==> flow/design.v <==
package typedefs;
parameter NUM_OPS  = 32;
parameter WIDTH_OP = $clog2(NUM_OPS);
typedef enum logic[WIDTH_OP-1:0] {ALU_ADD , ALU_SUB , ALU_NOT , ALU_AND , ALU_OR , ALU_XOR , ALU_SLL , ALU_SRL , ALU_SLA , ALU_SRA , EQ , GRT , GTU , GTE , LTE , GEU , LEU, ALU_BSL} alu_opcode_t;
typedef enum logic[5:0] {
    ADD   = 6'b000000,
    SUB   = 6'b000001,
    NOT   = 6'b000010,
    AND   = 6'b000011,
    OR    = 6'b000100,
    XOR   = 6'b000101,
    SLL   = 6'b000110,
    SRL   = 6'b000111,
    SRA   = 6'b001000,
    ADDI  = 6'b001001,
    LUI   = 6'b001010,
    ANDI  = 6'b001011,
    ORI   = 6'b001100,
    XORI  = 6'b001101,
    BEQ   = 6'b001110,
    BNE   = 6'b001111,
    BLT   = 6'b010000,
    BGT   = 6'b010001,
    BGE   = 6'b010010,
    BLE   = 6'b010011,
    BLTU  = 6'b010100,
    BGTU  = 6'b010101,
    BGEU  = 6'b010110,
    BLEU  = 6'b010111,
    JAL   = 6'b011000,
    LW    = 6'b011001,
    SW    = 6'b011010,
    LAD   = 6'b011011,
    LOA   = 6'b011100
} opcode_t;
endpackage
module Mux2x1
( 
  input  [15:0] a   ,
  input  [15:0] b   ,
  input  sel ,
  output [15:0] out 
);
logic [15:0] aux;
assign out = aux;
always_comb begin
        aux = (sel == 1'b1) ? b : a;
end
endmodule
module Reg
#(
    parameter WIDTH = 16
)
(
    input  [WIDTH-1:0]  in,
    input               clk,
    input               rst,
    output [WIDTH-1:0]  out
);
logic [WIDTH-1:0] aux;
assign out = aux;
always_ff @(posedge clk or negedge rst) begin
    if (!rst) begin
        aux <= '0;
    end
    else begin
        aux <= in;
    end
end
endmodule
module RegFile
#(
    parameter WIDTH = 16,
    parameter DEPTH = 32,
    parameter ADDR_SIZE = $clog2(DEPTH)
)
(
    input  [ADDR_SIZE-1:0] a1,
    input  [ADDR_SIZE-1:0] a2,
    input  [WIDTH-1:0]     wdata,
    input                  we,
    input                  clk,
    input                  rst,
    output [WIDTH-1:0]     rd1,
    output [WIDTH-1:0]     rd2
);
logic [WIDTH-1:0] file [DEPTH-1:0];  
logic [WIDTH-1:0] out1, out2;
assign rd1 = out1;
assign rd2 = out2;
always_comb begin
	out1 = file[a1];
	out2 = file[a2];
end
always_ff @(negedge clk or negedge rst) begin
    if (!rst) begin
        integer i;
        for (i = 0; i < DEPTH; i = i + 1) begin
            file[i] <= '0;
        end
    end else if (we) begin
        file[a2] <= wdata;
    end
end
endmodule
import typedefs::*;
module ALU
#(
    parameter WIDTH    = 16
)
(
    input  [WIDTH-1:0]    a     ,
    input  [WIDTH-1:0]    b     ,
    input  typedefs::alu_opcode_t       opcode,
    output [WIDTH-1:0]    out   ,
    output                comp
);
logic [WIDTH-1:0] aux_out;
logic             aux_comp;
assign out = aux_out;
assign comp = aux_comp;
always_comb begin
    case (opcode)
        ALU_ADD : begin
            aux_out = (a + b);
            aux_comp = '0;
        end
        ALU_SUB : begin
            aux_out = (a - b);
            aux_comp = '0;
        end
        ALU_NOT : begin
            aux_out = ~a;
            aux_comp = '0;
        end
        ALU_AND : begin
            aux_out = (a & b);
            aux_comp = '0;
        end
        ALU_OR  : begin
            aux_out = (a | b);
            aux_comp = '0;
        end
        ALU_XOR : begin
            aux_out = (a ^ b);
            aux_comp = '0;
        end
        ALU_SLL : begin
            aux_out = (a << b);
            aux_comp = '0;
        end
        ALU_SRL : begin
            aux_out = (a >> b);
            aux_comp = '0;
        end
        ALU_SLA : begin
            aux_out = (a <<< b);
            aux_comp = '0;
        end
        ALU_SRA : begin
            aux_out = (a >>> b);
            aux_comp = '0;
        end
        EQ  : begin
            aux_out = '0;
            aux_comp = (signed'(a) == signed'(b)) ? '1 : '0;
        end
        GRT : begin
            aux_out = '0;
            aux_comp = (signed'(a) > signed'(b)) ? '1 : '0;
        end
        GTU : begin
            aux_out = '0;
            aux_comp = (a > b) ? '1 : '0;
        end
        GTE : begin
            aux_out = '0;
            aux_comp = (signed'(a) >= signed'(b)) ? '1 : '0;
        end
        LTE : begin
            aux_out = '0;
            aux_comp = (signed'(a) <= signed'(b)) ? '1 : '0;
        end
        GEU : begin
            aux_out = '0;
            aux_comp = (a >= b) ? '1 : '0;
        end
        LEU : begin
            aux_out = '0;
            aux_comp = (a <= b) ? '1 : '0;
        end
		  ALU_BSL : begin		 
            aux_out = (b << 8);
            aux_comp = '0;
        end
        default : begin
            aux_out = '0;
            aux_comp = '0;
        end
    endcase
end
endmodule
import typedefs::*;
module Controller
(
    input  logic        clk       ,
    input  typedefs::opcode_t     op        ,
    input  logic        comp      ,
    output logic        sel_PC    ,
    output logic        sum_imm   ,
    output logic        store_pc  ,
    output logic        reg_we    ,
    output logic        alu_imm   ,
    output typedefs::alu_opcode_t alu_ctrl  ,
    output logic        alu_bypass,
	 output logic			alu_feedback_in,
    output logic        mem_we    ,
    output logic        mem_bypass
);
always_comb begin
    case(op)
        ADD  : begin
            sel_PC     = '0;
            sum_imm    = '0;
            store_pc   = '0;
            reg_we     = '0;
            alu_imm    = '0;
            alu_ctrl   = ALU_ADD;
            alu_bypass = '0;
				alu_feedback_in = '0;
            mem_we     = '0;
            mem_bypass = '0;        
        end
        SUB  : begin
            sel_PC     = '0;
            sum_imm    = '0;
            store_pc   = '0;
            reg_we     = '0;
            alu_imm    = '0;
            alu_ctrl   = ALU_SUB;
            alu_bypass = '0;
				alu_feedback_in = '0;
            mem_we     = '0;
            mem_bypass = '0;        
        end
        NOT : begin
            sel_PC     = '0;
            sum_imm    = '0;
            store_pc   = '0;
            reg_we     = '0;
            alu_imm    = '0;
            alu_ctrl   = ALU_NOT;
            alu_bypass = '0;
				alu_feedback_in = '0;
            mem_we     = '0;
            mem_bypass = '0;        
        end
        AND  : begin
            sel_PC     = '0;
            sum_imm    = '0;
            store_pc   = '0;
            reg_we     = '0;
            alu_imm    = '0;
            alu_ctrl   = ALU_AND;
            alu_bypass = '0;
				alu_feedback_in = '0;
            mem_we     = '0;
            mem_bypass = '0;        
        end
        OR   : begin
            sel_PC     = '0;
            sum_imm    = '0;
            store_pc   = '0;
            reg_we     = '0;
            alu_imm    = '0;
            alu_ctrl   = ALU_OR;
            alu_bypass = '0;
				alu_feedback_in = '0;
            mem_we     = '0;
            mem_bypass = '0;        
        end
        XOR  : begin
            sel_PC     = '0;
            sum_imm    = '0;
            store_pc   = '0;
            reg_we     = '0;
            alu_imm    = '0;
            alu_ctrl   = ALU_XOR;
            alu_bypass = '0;
				alu_feedback_in = '0;
            mem_we     = '0;
            mem_bypass = '0;        
        end
        SLL  : begin
            sel_PC     = '0;
            sum_imm    = '0;
            store_pc   = '0;
            reg_we     = '0;
            alu_imm    = '0;
            alu_ctrl   = ALU_SLL;
            alu_bypass = '0;
				alu_feedback_in = '0;
            mem_we     = '0;
            mem_bypass = '0;        
        end
        SRL  : begin
            sel_PC     = '0;
            sum_imm    = '0;
            store_pc   = '0;
            reg_we     = '0;
            alu_imm    = '0;
            alu_ctrl   = ALU_SRL;
            alu_bypass = '0;
				alu_feedback_in = '0;
            mem_we     = '0;
            mem_bypass = '0;        
        end
        SRA  : begin
            sel_PC     = '0;
            sum_imm    = '0;
            store_pc   = '0;
            reg_we     = '0;
            alu_imm    = '0;
            alu_ctrl   = ALU_SRA;
            alu_bypass = '0;
				alu_feedback_in = '0;
            mem_we     = '0;
            mem_bypass = '0;        
        end
        ADDI : begin
            sel_PC     = '0;
            sum_imm    = '0;
            store_pc   = '0;
            reg_we     = '0;
            alu_imm    = '1;
            alu_ctrl   = ALU_ADD;
            alu_bypass = '0;
				alu_feedback_in = '1;
            mem_we     = '0;
            mem_bypass = '0;        
        end
        LUI  : begin
            sel_PC     = '0;
            sum_imm    = '0;
            store_pc   = '0;
            reg_we     = '0;
            alu_imm    = '1;
            alu_ctrl   = ALU_BSL;
            alu_bypass = '0;
				alu_feedback_in = '0;
            mem_we     = '0;
            mem_bypass = '0;        
        end
        ANDI : begin
            sel_PC     = '0;
            sum_imm    = '0;
            store_pc   = '0;
            reg_we     = '0;
            alu_imm    = '1;
            alu_ctrl   = ALU_AND;
            alu_bypass = '0;
				alu_feedback_in = '1;
            mem_we     = '0;
            mem_bypass = '0;        
        end
        ORI  : begin
            sel_PC     = '0;
            sum_imm    = '0;
            store_pc   = '0;
            reg_we     = '0;
            alu_imm    = '1;
            alu_ctrl   = ALU_OR;
            alu_bypass = '0;
				alu_feedback_in = '1;
            mem_we     = '0;
            mem_bypass = '0;        
        end
        XORI : begin
            sel_PC     = '0;
            sum_imm    = '0;
            store_pc   = '0;
            reg_we     = '0;
            alu_imm    = '1;
            alu_ctrl   = ALU_XOR;
            alu_bypass = '0;
				alu_feedback_in = '1;
            mem_we     = '0;
            mem_bypass = '0;        
        end
        BEQ  : begin
            sel_PC     = '0;
            if(comp == '1) 
                sum_imm = '1;
            else
                sum_imm = '0;
            store_pc   = '0;
            reg_we     = '0;
            alu_imm    = '0;
            alu_ctrl   = EQ;
				alu_feedback_in = '0;
            alu_bypass = '0;
            mem_we     = '0;
            mem_bypass = '0;
        end
        BNE  : begin
            sel_PC     = '0;
            if(comp == '0) 
                sum_imm = '1;
            else
                sum_imm = '0;
            store_pc   = '0;
            reg_we     = '0;
            alu_imm    = '0;
            alu_ctrl   = EQ;
				alu_feedback_in = '0;
            alu_bypass = '0;
            mem_we     = '0;
            mem_bypass = '0;
        end
        BGT  : begin
            sel_PC     = '0;
            if(comp == '1) 
                sum_imm = '1;
            else
                sum_imm = '0;
            store_pc   = '0;
            reg_we     = '0;
            alu_imm    = '0;
            alu_ctrl   = GRT;
				alu_feedback_in = '0;
            alu_bypass = '0;
            mem_we     = '0;
            mem_bypass = '0;
        end
        BLT  : begin
            sel_PC     = '0;
            if(comp == '0) 
                sum_imm = '1;
            else
                sum_imm = '0;
            store_pc   = '0;
            reg_we     = '0;
            alu_imm    = '0;
            alu_ctrl   = GRT;
				alu_feedback_in = '0;
            alu_bypass = '0;
            mem_we     = '0;
            mem_bypass = '0;
        end
        BGE  : begin
            sel_PC     = '0;
            if(comp == '1) 
                sum_imm = '1;
            else
                sum_imm = '0;
            store_pc   = '0;
            reg_we     = '0;
            alu_imm    = '0;
            alu_ctrl   = GTE;
				alu_feedback_in = '0;
            alu_bypass = '0;
            mem_we     = '0;
            mem_bypass = '0;
        end
        BLE : begin
            sel_PC     = '0;
            if(comp == '1) 
                sum_imm = '1;
            else
                sum_imm = '0;
            store_pc   = '0;
            reg_we     = '0;
            alu_imm    = '0;
            alu_ctrl   = LTE;
				alu_feedback_in = '0;
            alu_bypass = '0;
            mem_we     = '0;
            mem_bypass = '0;
        end
        BGTU : begin
            sel_PC     = '0;
            if(comp == '1) 
                sum_imm = '1;
            else
                sum_imm = '0;
            store_pc   = '0;
            reg_we     = '0;
            alu_imm    = '0;
            alu_ctrl   = GTU;
				alu_feedback_in = '0;
            alu_bypass = '0;
            mem_we     = '0;
            mem_bypass = '0;
        end
        BLTU : begin
            sel_PC     = '0;
            if(comp == '0) 
                sum_imm = '1;
            else
                sum_imm = '0;
            store_pc   = '0;
            reg_we     = '0;
            alu_imm    = '0;
            alu_ctrl   = GTU;
				alu_feedback_in = '0;
            alu_bypass = '0;
            mem_we     = '0;
            mem_bypass = '0;
        end
        BGEU : begin
            sel_PC     = '0;
            if(comp == '1) 
                sum_imm = '1;
            else
                sum_imm = '0;
            store_pc   = '0;
            reg_we     = '0;
            alu_imm    = '0;
            alu_ctrl   = GEU;
				alu_feedback_in = '0;
            alu_bypass = '0;
            mem_we     = '0;
            mem_bypass = '0;
        end
        BLEU : begin
            sel_PC     = '0;
            if(comp == '1) 
                sum_imm = '1;
            else
                sum_imm = '0;
            store_pc   = '0;
            reg_we     = '0;
            alu_imm    = '0;
            alu_ctrl   = LEU;
				alu_feedback_in = '0;
            alu_bypass = '0;
            mem_we     = '0;
            mem_bypass = '0;
        end
        JAL  : begin
            sel_PC     = '1;
            sum_imm    = '0;
            store_pc   = '1;
            reg_we     = '1;
            alu_imm    = '0;
            alu_ctrl   = ALU_ADD;
            alu_bypass = '0;
				alu_feedback_in = '0;
            mem_we     = '0;
            mem_bypass = '0;
        end
        LW   : begin
            sel_PC     = '0;
            sum_imm    = '0;
            store_pc   = '0;
            reg_we     = '1;
            alu_imm    = '0;
            alu_ctrl   = ALU_ADD;
            alu_bypass = '0;
				alu_feedback_in = '0;
            mem_we     = '0;
            mem_bypass = '0;
        end
        SW   : begin
            sel_PC     = '0;
            sum_imm    = '0;
            store_pc   = '0;
            reg_we     = '0;
            alu_imm    = '0;
            alu_ctrl   = ALU_ADD;
            alu_bypass = '0;
				alu_feedback_in = '0;
            mem_we     = '1;
            mem_bypass = '0;
        end
        LAD  : begin
            sel_PC     = '0;
            sum_imm    = '0;
            store_pc   = '0;
            reg_we     = '1;
            alu_imm    = '0;
            alu_ctrl   = ALU_ADD;
            alu_bypass = '0;
				alu_feedback_in = '0;
            mem_we     = '0;
            mem_bypass = '1;
        end
        LOA  : begin
            sel_PC     = '0;
            sum_imm    = '0;
            store_pc   = '0;
            reg_we     = '0;
            alu_imm    = '0;
            alu_ctrl   = ALU_ADD;
            alu_bypass = '1;
				alu_feedback_in = '0;
            mem_we     = '0;
            mem_bypass = '0;
        end
        default : begin
            sel_PC     = '0;
            sum_imm    = '0;
            store_pc   = '0;
            reg_we     = '0;
            alu_imm    = '0;
            alu_ctrl   = ALU_ADD;
            alu_bypass = '0;
				alu_feedback_in = '0;
            mem_we     = '0;
            mem_bypass = '0;
        end
    endcase
end
endmodule
import typedefs::*;
module SingleCycle_Top
(
	input				CLK	,
	input				RST	,
	output [9:0]	IMEM_ADDR	,
	input	 [15:0]	IMEM_RDATA	,
	output [9:0]	DMEM_ADDR	,
	output [15:0]	DMEM_WDATA	,
	output			DMEM_WE		,
	input	 [15:0]	DMEM_RDATA
);
	wire [15:0] sel_pc_out;
	wire [15:0] pc_out;
	wire [15:0] im_out;
	wire [15:0] alu_in;
	wire [15:0] rd1;
	wire [15:0] rd2;
	wire [15:0] alu_imm_out;
	wire [15:0] alu_out;
	wire [15:0] alu_bypass_out;
	wire [15:0] aux_out;
	wire [15:0] mem_out;
	wire [15:0] mem_bypass_out;
	wire [15:0] store_pc_out;
	wire [15:0] sum_imm_out;
	wire               comp;
	wire               sel_pc;    
	wire               sum_imm;   
	wire               store_pc;  
	wire               reg_we;    
	wire               alu_imm;   
	typedefs::alu_opcode_t alu_ctrl;  
	wire               alu_bypass;
	wire					 alu_feedback_in;
	wire               mem_we;    
	wire               mem_bypass;
	Controller control_block(
		.clk(CLK), 
		.op(typedefs::opcode_t'(im_out[15:10])), 
		.comp(comp), 
		.sel_PC(sel_pc), 
		.sum_imm(sum_imm), 
		.store_pc(store_pc), 
		.reg_we(reg_we), 
		.alu_imm(alu_imm), 
		.alu_ctrl(alu_ctrl), 
		.alu_bypass(alu_bypass),
		.alu_feedback_in(alu_feedback_in),
		.mem_we(mem_we), 
		.mem_bypass(mem_bypass)
	);
	Mux2x1 feedback_mux(
		.a(rd1), 
		.b(aux_out), 
		.sel(alu_feedback_in), 
		.out(alu_in)
	);
	Mux2x1 pc_mux(
		.a(pc_out + sum_imm_out), 
		.b(aux_out), 
		.sel(sel_pc), 
		.out(sel_pc_out)
	);
	Mux2x1 sum_imm_mux(
		.a(16'h1), 
		.b(aux_out), 
		.sel(sum_imm), 
		.out(sum_imm_out)
	);
	Reg pc(
		.in(sel_pc_out), 
		.clk(CLK),
		.rst(RST), 
		.out(pc_out)
	);
	assign IMEM_ADDR = pc_out[9:0];
	assign im_out    = IMEM_RDATA;
	RegFile reg_file(
		.a1(im_out[9:5]), 
		.a2(im_out[4:0]), 
		.wdata(store_pc_out), 
		.we(reg_we), 
		.clk(CLK),
		.rst(RST),
		.rd1(rd1), 
		.rd2(rd2)
	);
	Mux2x1 alu_imm_mux(
		.a(rd2), 
		.b({8'h0, im_out[7:0]}), 
		.sel(alu_imm), 
		.out(alu_imm_out)
	);
	ALU my_alu(
		.a(alu_in), 
		.b(alu_imm_out), 
		.opcode(alu_ctrl), 
		.out(alu_out), 
		.comp(comp)
	);
	Mux2x1 alu_bypass_mux(
		.a(alu_out), 
		.b(alu_imm_out), 
		.sel(alu_bypass), 
		.out(alu_bypass_out)
	);
	Reg aux(
		.in(alu_bypass_out), 
		.clk(CLK), 
		.rst(RST),
		.out(aux_out)
	);
	assign DMEM_ADDR  = aux_out[9:0];
	assign DMEM_WDATA = rd2;
	assign DMEM_WE    = mem_we;
	assign mem_out    = DMEM_RDATA;
	Mux2x1 mem_bypass_mux(
		.a(mem_out), 
		.b(aux_out), 
		.sel(mem_bypass), 
		.out(mem_bypass_out)
	);
	Mux2x1 store_pc_mux(
		.a(mem_bypass_out), 
		.b(pc_out), 
		.sel(store_pc), 
		.out(store_pc_out)
	);
endmodule
# Reports on SingleCycle_Top
# What the tools print for SingleCycle_Top, step after step.
# Line numbers count from 1 in the design file above.
# Operators: Yosys type, input widths -> output width; for muxes data width and select width s.
# Cell names lack the library's common part.
# Not given: --
# inputs
design	SingleCycle_Top
clk_port	CLK
cell_library	sky130hd
corner	tt_025C_1v80

# Word level
# Counts by Yosys on the flattened word-level netlist (proc, flatten, opt, wreduce). Print and check cells are left out.
# op_classes
add_sub_neg	3
compare	6
n_eq	108
n_shift	4
mux	29
bitwise	4
n_reduce_logical	46
# ops
operator	count
$pmux 16 s32	2
$pmux 16 s11	1
$eq 5x5->1 const B	34
$eq 5x4->1 const B	24
$mux 16	7
$pmux 5 s16	1
$eq 6x5->1 const B	13
$reduce_and 2->1	32
$eq 5x3->1 const B	12
$eq 6x4->1 const B	8
$add 16x16->16	2
$ge 16x16->1	2
$gt 16x16->1	2
$le 16x16->1	2
$eq 5x2->1 const B	6
$eq 6x3->1 const B	4
$sub 16x16->16	1
$eq 16x16->1	1
$and 16x16->16	1
$or 16x16->16	1
$xor 16x16->16	1
$shl 16x16->16	1
$shr 16x16->16	1
$sshl 16x16->16	1
$sshr 16x16->16	1
$not 16->16	1
$mux 1	16
$eq 5x1->1 const B	3
# Other operator kinds: 10; their cells: 19.
# word_totals
regBits	544
inputBits	34
out_inout_bits	37
wordCells	234

# Longest topological paths
# Yosys ltp: most cells in a row. Word level: on the elaborated netlist, between registers, memories and ports. Mapped: between sequential cells and ports; inverters and the memories' decode and read muxes count.
# logic_depth
depth_word	12
abc_area	0
mapped_depth	38
ltp_nobuf	34

# Mapped cells and area
# Yosys stat after the flow's synthesis: flattened, memories mapped to cells. It holds for the ABC_AREA given above (unset counts as 0); a run with the other value may have another netlist.
# mapped
cell_count	4095
area_mm2	0.0337111
seq_area_mm2	0.0136131
flip_flops	544
n_buf	401
# types
cell_type	count	area_total_um2
dfrtn_1	512	1.28E+04
o21ai_0	592	2.96E+03
nand2_1	643	2.41E+03
nand3_1	427	2137.05
and3_1	156	975.936
clkbuf_1	236	885.85
dfrtp_1	32	800.768
ha_1	63	788.256
nand4_1	124	775.744
mux2i_1	63	630.605
a22oi_1	82	615.59
nor2_1	141	529.258
a21oi_1	101	505.485
buf_2	88	440.422
a2111oi_0	45	394.128
a32oi_1	38	332.819
buf_4	37	277.766
inv_1	66	247.738
# Not listed: further types 96, cells in them 649.
# By module: a second synthesis without flattening, with its own total; a netlist apart from the flattened one above.
# hier_totals
cells_unflattened	3570
area_unflattened_mm2	0.0359858
# Rows give one instance, submodules left out.
# by_module
module	n_inst	cells	area_mm2	mod_seq_area_mm2
RegFile	1	2634	0.0280106	0.0128123
ALU	1	612	0.0042628	0
Mux2x1	7	18	0.000249	0
SingleCycle_Top	1	106	0.0008133	0
Reg	2	16	0.0004004	0.0004004
Controller	1	60	0.0003553	0

# Top module SingleCycle_Top; platform sky130hd; tools Yosys and OpenROAD; 4 stored runs in no particular order. Input and output delays are each 20% of the period that was set; the output load is 0.01 pF.
# "power.total_uw" rests on the timing tool's default activity at the inputs, not on a simulated workload.
# Settings: -- = not set for that run.
run name	CORE_UTILIZATION	period_ns	CAP_MARGIN	CORE_MARGIN	SLEW_MARGIN	CELL_PAD_IN_SITES_GLOBAL_PLACEMENT	CORE_ASPECT_RATIO	MAX_ROUTING_LAYER	PLACE_DENSITY_LB_ADDON	ABC_AREA	CTS_CLUSTER_DIAMETER	CTS_CLUSTER_SIZE	GPL_ROUTABILITY_DRIVEN	synthesis_area_mm2	die_footprint_mm2	stdcell_area_mm2	finalUtil_pct	final_setup_ws_ps	tns_ps	timing.hold.ws_ps	power.total_uw
run A	34	15.6	20	2	20	--	--	--	--	--	--	--	--	0.0337111	0.101684	0.0387409	39.4	460	0	429	3793
run B	24	16.0	20	3	20	2	1.42	met4	0.17	--	--	--	--	0.0337111	0.145064	0.0397631	28.5	486	0	431	3830
run C	24	16.0	20	8	20	2	1.42	met4	0.17	1	88	77	0	0.0332969	0.151097	0.0382629	27.7	571	0	433	3376
run D	40	20.1	20	2	20	--	--	--	--	--	--	--	--	0.0337111	0.0866154	0.037745	45.2	945	0	447	2952
